==> flow/design.v <==
`timescale 1 ns / 1 ns
module FM_demodulator
          (
           clk,
           reset,
           clk_enable,
           inp_I,
           inp_Q,
           out_fm
          );
  input   clk;
  input   reset;
  input   clk_enable;
  input   signed [38:0] inp_I;   
  input   signed [38:0] inp_Q;   
  output  [12:0] out_fm;   
  wire enb;
  reg signed [38:0] Delay1_out1;   
  reg signed [38:0] Delay2_out1;   
  reg signed [38:0] Delay4_out1;   
  wire signed [31:0] Sum4_sub_cast;   
  wire signed [31:0] Sum4_sub_cast_1;   
  wire signed [31:0] Sum4_sub_temp;   
  wire signed [29:0] Sum4_out1;   
  wire signed [68:0] Product_mul_temp;   
  wire signed [32:0] Product_out1;   
  reg signed [38:0] Delay3_out1;   
  wire signed [30:0] Sum3_sub_cast;   
  wire signed [30:0] Sum3_sub_cast_1;   
  wire signed [30:0] Sum3_sub_temp;   
  wire signed [28:0] Sum3_out1;   
  wire signed [67:0] Product2_mul_temp;   
  wire signed [32:0] Product2_out1;   
  wire signed [31:0] Sum5_sub_cast;   
  wire signed [31:0] Sum5_sub_cast_1;   
  wire signed [31:0] Sum5_sub_temp;   
  wire [12:0] OUTPUT_rsvd;   
  reg [12:0] OUTPUT_rsvdreg;
  assign enb = clk_enable;
  always @(posedge clk or posedge reset)
    begin : Delay1_process
      if (reset == 1'b1) begin
        Delay1_out1 <= 39'sh0000000000;
      end
      else begin
        if (enb) begin
          Delay1_out1 <= inp_I;
        end
      end
    end
  always @(posedge clk or posedge reset)
    begin : Delay2_process
      if (reset == 1'b1) begin
        Delay2_out1 <= 39'sh0000000000;
      end
      else begin
        if (enb) begin
          Delay2_out1 <= inp_Q;
        end
      end
    end
  always @(posedge clk or posedge reset)
    begin : Delay4_process
      if (reset == 1'b1) begin
        Delay4_out1 <= 39'sh0000000000;
      end
      else begin
        if (enb) begin
          Delay4_out1 <= Delay2_out1;
        end
      end
    end
  assign Sum4_sub_cast = inp_Q[38:7];
  assign Sum4_sub_cast_1 = Delay4_out1[38:7];
  assign Sum4_sub_temp = Sum4_sub_cast - Sum4_sub_cast_1;
  assign Sum4_out1 = Sum4_sub_temp[29:0];
  assign Product_mul_temp = Delay1_out1 * Sum4_out1;
  assign Product_out1 = Product_mul_temp[66:34];
  always @(posedge clk or posedge reset)
    begin : Delay3_process
      if (reset == 1'b1) begin
        Delay3_out1 <= 39'sh0000000000;
      end
      else begin
        if (enb) begin
          Delay3_out1 <= Delay1_out1;
        end
      end
    end
  assign Sum3_sub_cast = inp_I[38:8];
  assign Sum3_sub_cast_1 = Delay3_out1[38:8];
  assign Sum3_sub_temp = Sum3_sub_cast - Sum3_sub_cast_1;
  assign Sum3_out1 = Sum3_sub_temp[28:0];
  assign Product2_mul_temp = Sum3_out1 * Delay2_out1;
  assign Product2_out1 = Product2_mul_temp[65:33];
  assign Sum5_sub_cast = {Product_out1[32], Product_out1[32:2]};
  assign Sum5_sub_cast_1 = {Product2_out1[32], Product2_out1[32:2]};
  assign Sum5_sub_temp = Sum5_sub_cast - Sum5_sub_cast_1;
  assign OUTPUT_rsvd = Sum5_sub_temp[29:17];
always @(posedge clk)
    begin : OUTPUT_rsvdreg_process    
        if (enb) begin
          OUTPUT_rsvdreg <= OUTPUT_rsvd;
       end
    end
  assign out_fm = OUTPUT_rsvdreg;
endmodule   
## Step by step through the tools: FM_demodulator

What the tools print for FM_demodulator, step after step.
Line numbers count from 1 in the design file above.
Operators: Yosys type, input widths -> output width; for muxes data width and select width s.
Cell names lack the library's common part.
The mark - stands for no value.

- Top module: FM_demodulator
- Clock: clk
- Cell library: sky130hd
- Timing corner: tt_025C_1v80

## Word-level counts

Counts by Yosys on the flattened word-level netlist (proc, flatten, opt, wreduce; memories kept). Register bits leave out memories and registers merged into their read ports (data or address); mux counts leave out enables and synchronous resets folded into registers. Print and check cells are left out. Cells with the same type and inputs are merged into one.

- Multipliers: 2
- Add/subtract/negate cells: 3

Operators with widths:

| kind | number |
|---|---|
| $mul 39x30->66 | 1 |
| $mul 29x39->65 | 1 |
| $sub 30x30->30 | 2 |
| $sub 29x29->29 | 1 |

- Input bits: 81
- Elaborated cells: 10
- Output and inout port bits: 13
- Flip-flop bits (word level): 165

## Depth

Longest topological path by Yosys (ltp), each cell counted once; first at word level (registers and memories cut), then after technology mapping (sequential cells cut; the memories' decode and read muxes count).

- Depth after elaboration: 3
- ABC_AREA: 0
- Depth in mapped cells: 61
- Depth with buffers taken out: 60

## Netlist

The flow's flattened synthesis, as Yosys stat reports it; memories are mapped. The netlist is that of the ABC_AREA named above (0 if unset); the other value can give another one.

- Buffers: 495
- Flip-flop cells: 150
- Standard cells after synthesis: 9256
- Synthesis area: 84165.7 um2

Cell types:

| type | number | total area (um2) |
|---|---|---|
| fa_1 | 2317 | 4.64E+04 |
| inv_1 | 2538 | 9.53E+03 |
| nand2_1 | 1707 | 6.41E+03 |
| ha_1 | 452 | 5.66E+03 |
| dfrtp_1 | 137 | 3.43E+03 |
| and2_1 | 463 | 2.9E+03 |
| clkbuf_1 | 473 | 1.78E+03 |
| xnor2_1 | 116 | 1.02E+03 |
| mux2_2 | 82 | 923.386 |
| nor2b_1 | 103 | 644.368 |
| o21ai_0 | 117 | 585.562 |
| a21oi_1 | 116 | 580.557 |
| nand2b_1 | 90 | 563.04 |
| nor2_1 | 124 | 465.446 |
| a21o_1 | 59 | 442.925 |
| edfxtp_1 | 13 | 390.374 |
| xor2_1 | 42 | 367.853 |
| o21a_1 | 29 | 217.709 |

Other cell types: 47; their cells: 278.

## Path before layout

Source: OpenSTA report_checks on the synthesized netlist (no wires, ideal clock, input and output delay 20% of the period each), path of least setup slack; recovery checks are left aside. Register names are those of the netlist, which keeps one name where synthesis merged equal registers.

- Path kind: in2reg
- From: input port inp_Q[7]
- To: register OUTPUT_rsvdreg[12]
- Arrival time: 17.459 ns
- Buffers on the path: 2
- Time at the first pin: 5.000 ns
- Driving pins on the path: 57
- Period: 25.0 ns
- Path slack: 7.274 ns
- Delay of the path: 12.727 ns
- Synthesis period reached: 17.726 ns

"delay of the path" = arrival - input delay + setup time.
"driving pins on the path": output pins that drive a net of the path, with the launching flip-flop's if there is one; two outputs of one cell count as two.
"synthesis period reached" is the clock period less the worst setup slack; recovery checks do not enter. This is arithmetic on one report: input and output delays are still those of the set period (20% each).
The rows between start and end are the longest chain of elaborated cells between them; the timing report does not say that the signal goes this way. Where chains are equally long, one stands for them.
Each line given opens the expression or statement behind the cell; cells for indexed reads and writes are added by Yosys, which also makes memories of some case tables.

- Path through: inv_1 > ha_1 > fa_1 > nor2b_1 > o31ai_1 > a2111oi_0 > o311ai_0 > a21boi_0 > o21a_1 > o21a_1 > o21ai_0 > nand2b_1 > nand2_1 > o221ai_1 > xor2_1 > clkbuf_1 > clkbuf_1 > nand2_1 > [21 not listed] > o21ai_0 > nor2_1 > o21a_1 > xnor2_1 > ha_1 > a21o_1 > a21o_1 > o21ai_0 > nor2b_1 > o21a_1 > nor4_1 > a221oi_1 > o21ai_2 > a221o_1 > a21oi_2 > xnor3_1 > xor3_1 > xnor3_1
- Length of the longest elaborated chain: 3
- Elaborated cells between the ends (all ways): 3
- Source lines of those cells: 3

Ends and longest elaborated chain, post-synthesis:

| item | line | text |
|---|---|---|
| from (decl) | 15 | `input   signed [38:0] inp_Q;` |
| $sub 30x30->30 | 75 | `assign Sum4_sub_temp = Sum4_sub_cast - Sum4_sub_cast_1;` |
| $mul 39x30->66 | 77 |  |
| $sub 30x30->30 | 98 | `assign Sum5_sub_temp = Sum5_sub_cast - Sum5_sub_cast_1;` |
| to (assign) | 103 | `OUTPUT_rsvdreg <= OUTPUT_rsvd;` |
| to (decl) | 38 | `reg [12:0] OUTPUT_rsvdreg;` |

## Path in the finished layout

From the final timing report of record 2: the path of least setup slack in the routed layout; clock arrival at registers is part of the times.

- Path kind: in2reg
- From: input port inp_Q[7]
- To: register OUTPUT_rsvdreg[12]
- Driving pins on the path: 57
- Period: 25.0 ns
- Buffers on the path: 3
- Time at the first pin: 5.00 ns
- Path slack: 1.55 ns
- Arrival time: 23.73 ns

The rows between start and end are the longest chain of elaborated cells between them; the timing report does not say that the signal goes this way. Where chains are equally long, one stands for them.

- Path through: clkdlybuf4s50_1 > inv_1 > ha_1 > fa_1 > nor2b_1 > o31ai_1 > a2111oi_0 > o311ai_0 > a21boi_0 > o21a_1 > o21a_1 > o21ai_0 > nand2b_1 > nand2_1 > o221ai_1 > xor2_1 > clkbuf_1 > clkbuf_1 > [21 not listed] > nor2_1 > o21ai_0 > o41ai_1 > o21bai_1 > xor2_1 > ha_1 > and3_1 > o21ai_0 > nor2b_1 > o21a_1 > nor4_1 > a221oi_1 > o21ai_2 > a221o_1 > a21oi_2 > xnor3_1 > xor3_1 > xnor3_1
- Length of the longest elaborated chain: 3
- Elaborated cells between the ends (all ways): 3
- Source lines of those cells: 3

Ends and longest elaborated chain, after layout:

| item | line | text |
|---|---|---|
| from (decl) | 15 | `input   signed [38:0] inp_Q;` |
| $sub 30x30->30 | 75 | `assign Sum4_sub_temp = Sum4_sub_cast - Sum4_sub_cast_1;` |
| $mul 39x30->66 | 77 |  |
| $sub 30x30->30 | 98 | `assign Sum5_sub_temp = Sum5_sub_cast - Sum5_sub_cast_1;` |
| to (assign) | 103 | `OUTPUT_rsvdreg <= OUTPUT_rsvd;` |
| to (decl) | 38 | `reg [12:0] OUTPUT_rsvdreg;` |

FM_demodulator through Yosys and OpenROAD on sky130hd: 5 stored runs, unordered, with their settings and measured results. The constraints put input and output delay at 20% of the set period each and load the outputs with 0.01 pF.
"achieved clock period" = clock period - worst setup slack. The figure is calculated, with input and output delays left at 20% of the set period.
By "time on the worst setup path" is meant the share of the clock period that the worst setup path is allowed (20% is reserved at inputs, 20% at outputs), minus its slack. Clock arrival times at its registers enter into it.

### Record 1

Settings: `ABC_AREA=1`, `CELL_PAD_IN_SITES_DETAIL_PLACEMENT=0`, `CELL_PAD_IN_SITES_GLOBAL_PLACEMENT=3`, `CORE_ASPECT_RATIO=0.74`, `CORE_MARGIN=7`, `CORE_UTILIZATION=46`, `CTS_CLUSTER_DIAMETER=151`, `CTS_CLUSTER_SIZE=44`, `GPL_ROUTABILITY_DRIVEN=0`, `GPL_TIMING_DRIVEN=1`, `HOLD_SLACK_MARGIN=0.04`, `MAX_ROUTING_LAYER=met4`, `MIN_ROUTING_LAYER=met2`, `PLACE_DENSITY_LB_ADDON=0.19`, `SETUP_SLACK_MARGIN=3.73`, `SLEW_MARGIN=30`, `TNS_END_PERCENT=90`, `period_ns=12.9`, `CAP_MARGIN=20`

Did not finish, routing stopped with GRT-0116.

### Record 2

Settings: `CORE_ASPECT_RATIO=0.63`, `CORE_MARGIN=3`, `CORE_UTILIZATION=40`, `CTS_CLUSTER_SIZE=69`, `GPL_TIMING_DRIVEN=0`, `SETUP_SLACK_MARGIN=-1.69`, `period_ns=25.0`, `CAP_MARGIN=20`, `SLEW_MARGIN=20`

- Post-route utilization: 43.2 %
- Synthesis area: 84165.7 um2
- Worst setup slack after layout: 1.547 ns
- Time on the worst setup path: 18.45 ns
- Critical path type: in2reg
- Standard-cell area after routing: 89463.3 um2
- Die area: 216103.0 um2
- Smallest hold slack: 0.524 ns
- Sum of negative setup slack: 0.000 ns
- Achieved clock period: 23.453 ns

### Record 3

Settings: `ABC_AREA=1`, `CELL_PAD_IN_SITES_DETAIL_PLACEMENT=0`, `CELL_PAD_IN_SITES_GLOBAL_PLACEMENT=3`, `CORE_ASPECT_RATIO=0.74`, `CORE_MARGIN=5`, `CORE_UTILIZATION=46`, `CTS_CLUSTER_DIAMETER=151`, `CTS_CLUSTER_SIZE=44`, `GPL_ROUTABILITY_DRIVEN=0`, `GPL_TIMING_DRIVEN=1`, `MAX_ROUTING_LAYER=met4`, `MIN_ROUTING_LAYER=met2`, `PLACE_DENSITY_LB_ADDON=0.19`, `SETUP_SLACK_MARGIN=3.73`, `SLEW_MARGIN=30`, `TNS_END_PERCENT=80`, `period_ns=12.9`, `CAP_MARGIN=20`

Did not finish, routing stopped with GRT-0116.

### Record 4

Settings: `ABC_AREA=1`, `CAP_MARGIN=15`, `CELL_PAD_IN_SITES_DETAIL_PLACEMENT=2`, `CELL_PAD_IN_SITES_GLOBAL_PLACEMENT=2`, `CORE_ASPECT_RATIO=0.63`, `CORE_MARGIN=3`, `CORE_UTILIZATION=40`, `CTS_CLUSTER_SIZE=69`, `GPL_ROUTABILITY_DRIVEN=0`, `GPL_TIMING_DRIVEN=0`, `MAX_ROUTING_LAYER=met5`, `MIN_ROUTING_LAYER=met1`, `PLACE_DENSITY_LB_ADDON=0.17`, `SETUP_SLACK_MARGIN=-1.69`, `TNS_END_PERCENT=95`, `period_ns=18.8`, `SLEW_MARGIN=20`

- Worst setup slack after layout: 0.759 ns
- Sum of negative setup slack: 0.000 ns
- Time on the worst setup path: 14.28 ns
- Critical path type: in2reg
- Smallest hold slack: 0.531 ns
- Die area: 222902.0 um2
- Achieved clock period: 18.041 ns
- Post-route utilization: 42.8 %
- Synthesis area: 86849.5 um2
- Standard-cell area after routing: 92249.7 um2

### Record 5

Settings: `CELL_PAD_IN_SITES_DETAIL_PLACEMENT=2`, `CELL_PAD_IN_SITES_GLOBAL_PLACEMENT=2`, `CORE_ASPECT_RATIO=0.63`, `CORE_MARGIN=3`, `CORE_UTILIZATION=40`, `CTS_CLUSTER_SIZE=69`, `GPL_ROUTABILITY_DRIVEN=0`, `GPL_TIMING_DRIVEN=0`, `SETUP_SLACK_MARGIN=-1.69`, `period_ns=25.0`, `CAP_MARGIN=20`, `SLEW_MARGIN=20`

- Die area: 216103.0 um2
- Standard-cell area after routing: 89550.9 um2
- Time on the worst setup path: 18.06 ns
- Critical path type: in2reg
- Achieved clock period: 23.063 ns
- Sum of negative setup slack: 0.000 ns
- Worst setup slack after layout: 1.937 ns
- Smallest hold slack: 0.524 ns
- Post-route utilization: 43.2 %
- Synthesis area: 84165.7 um2
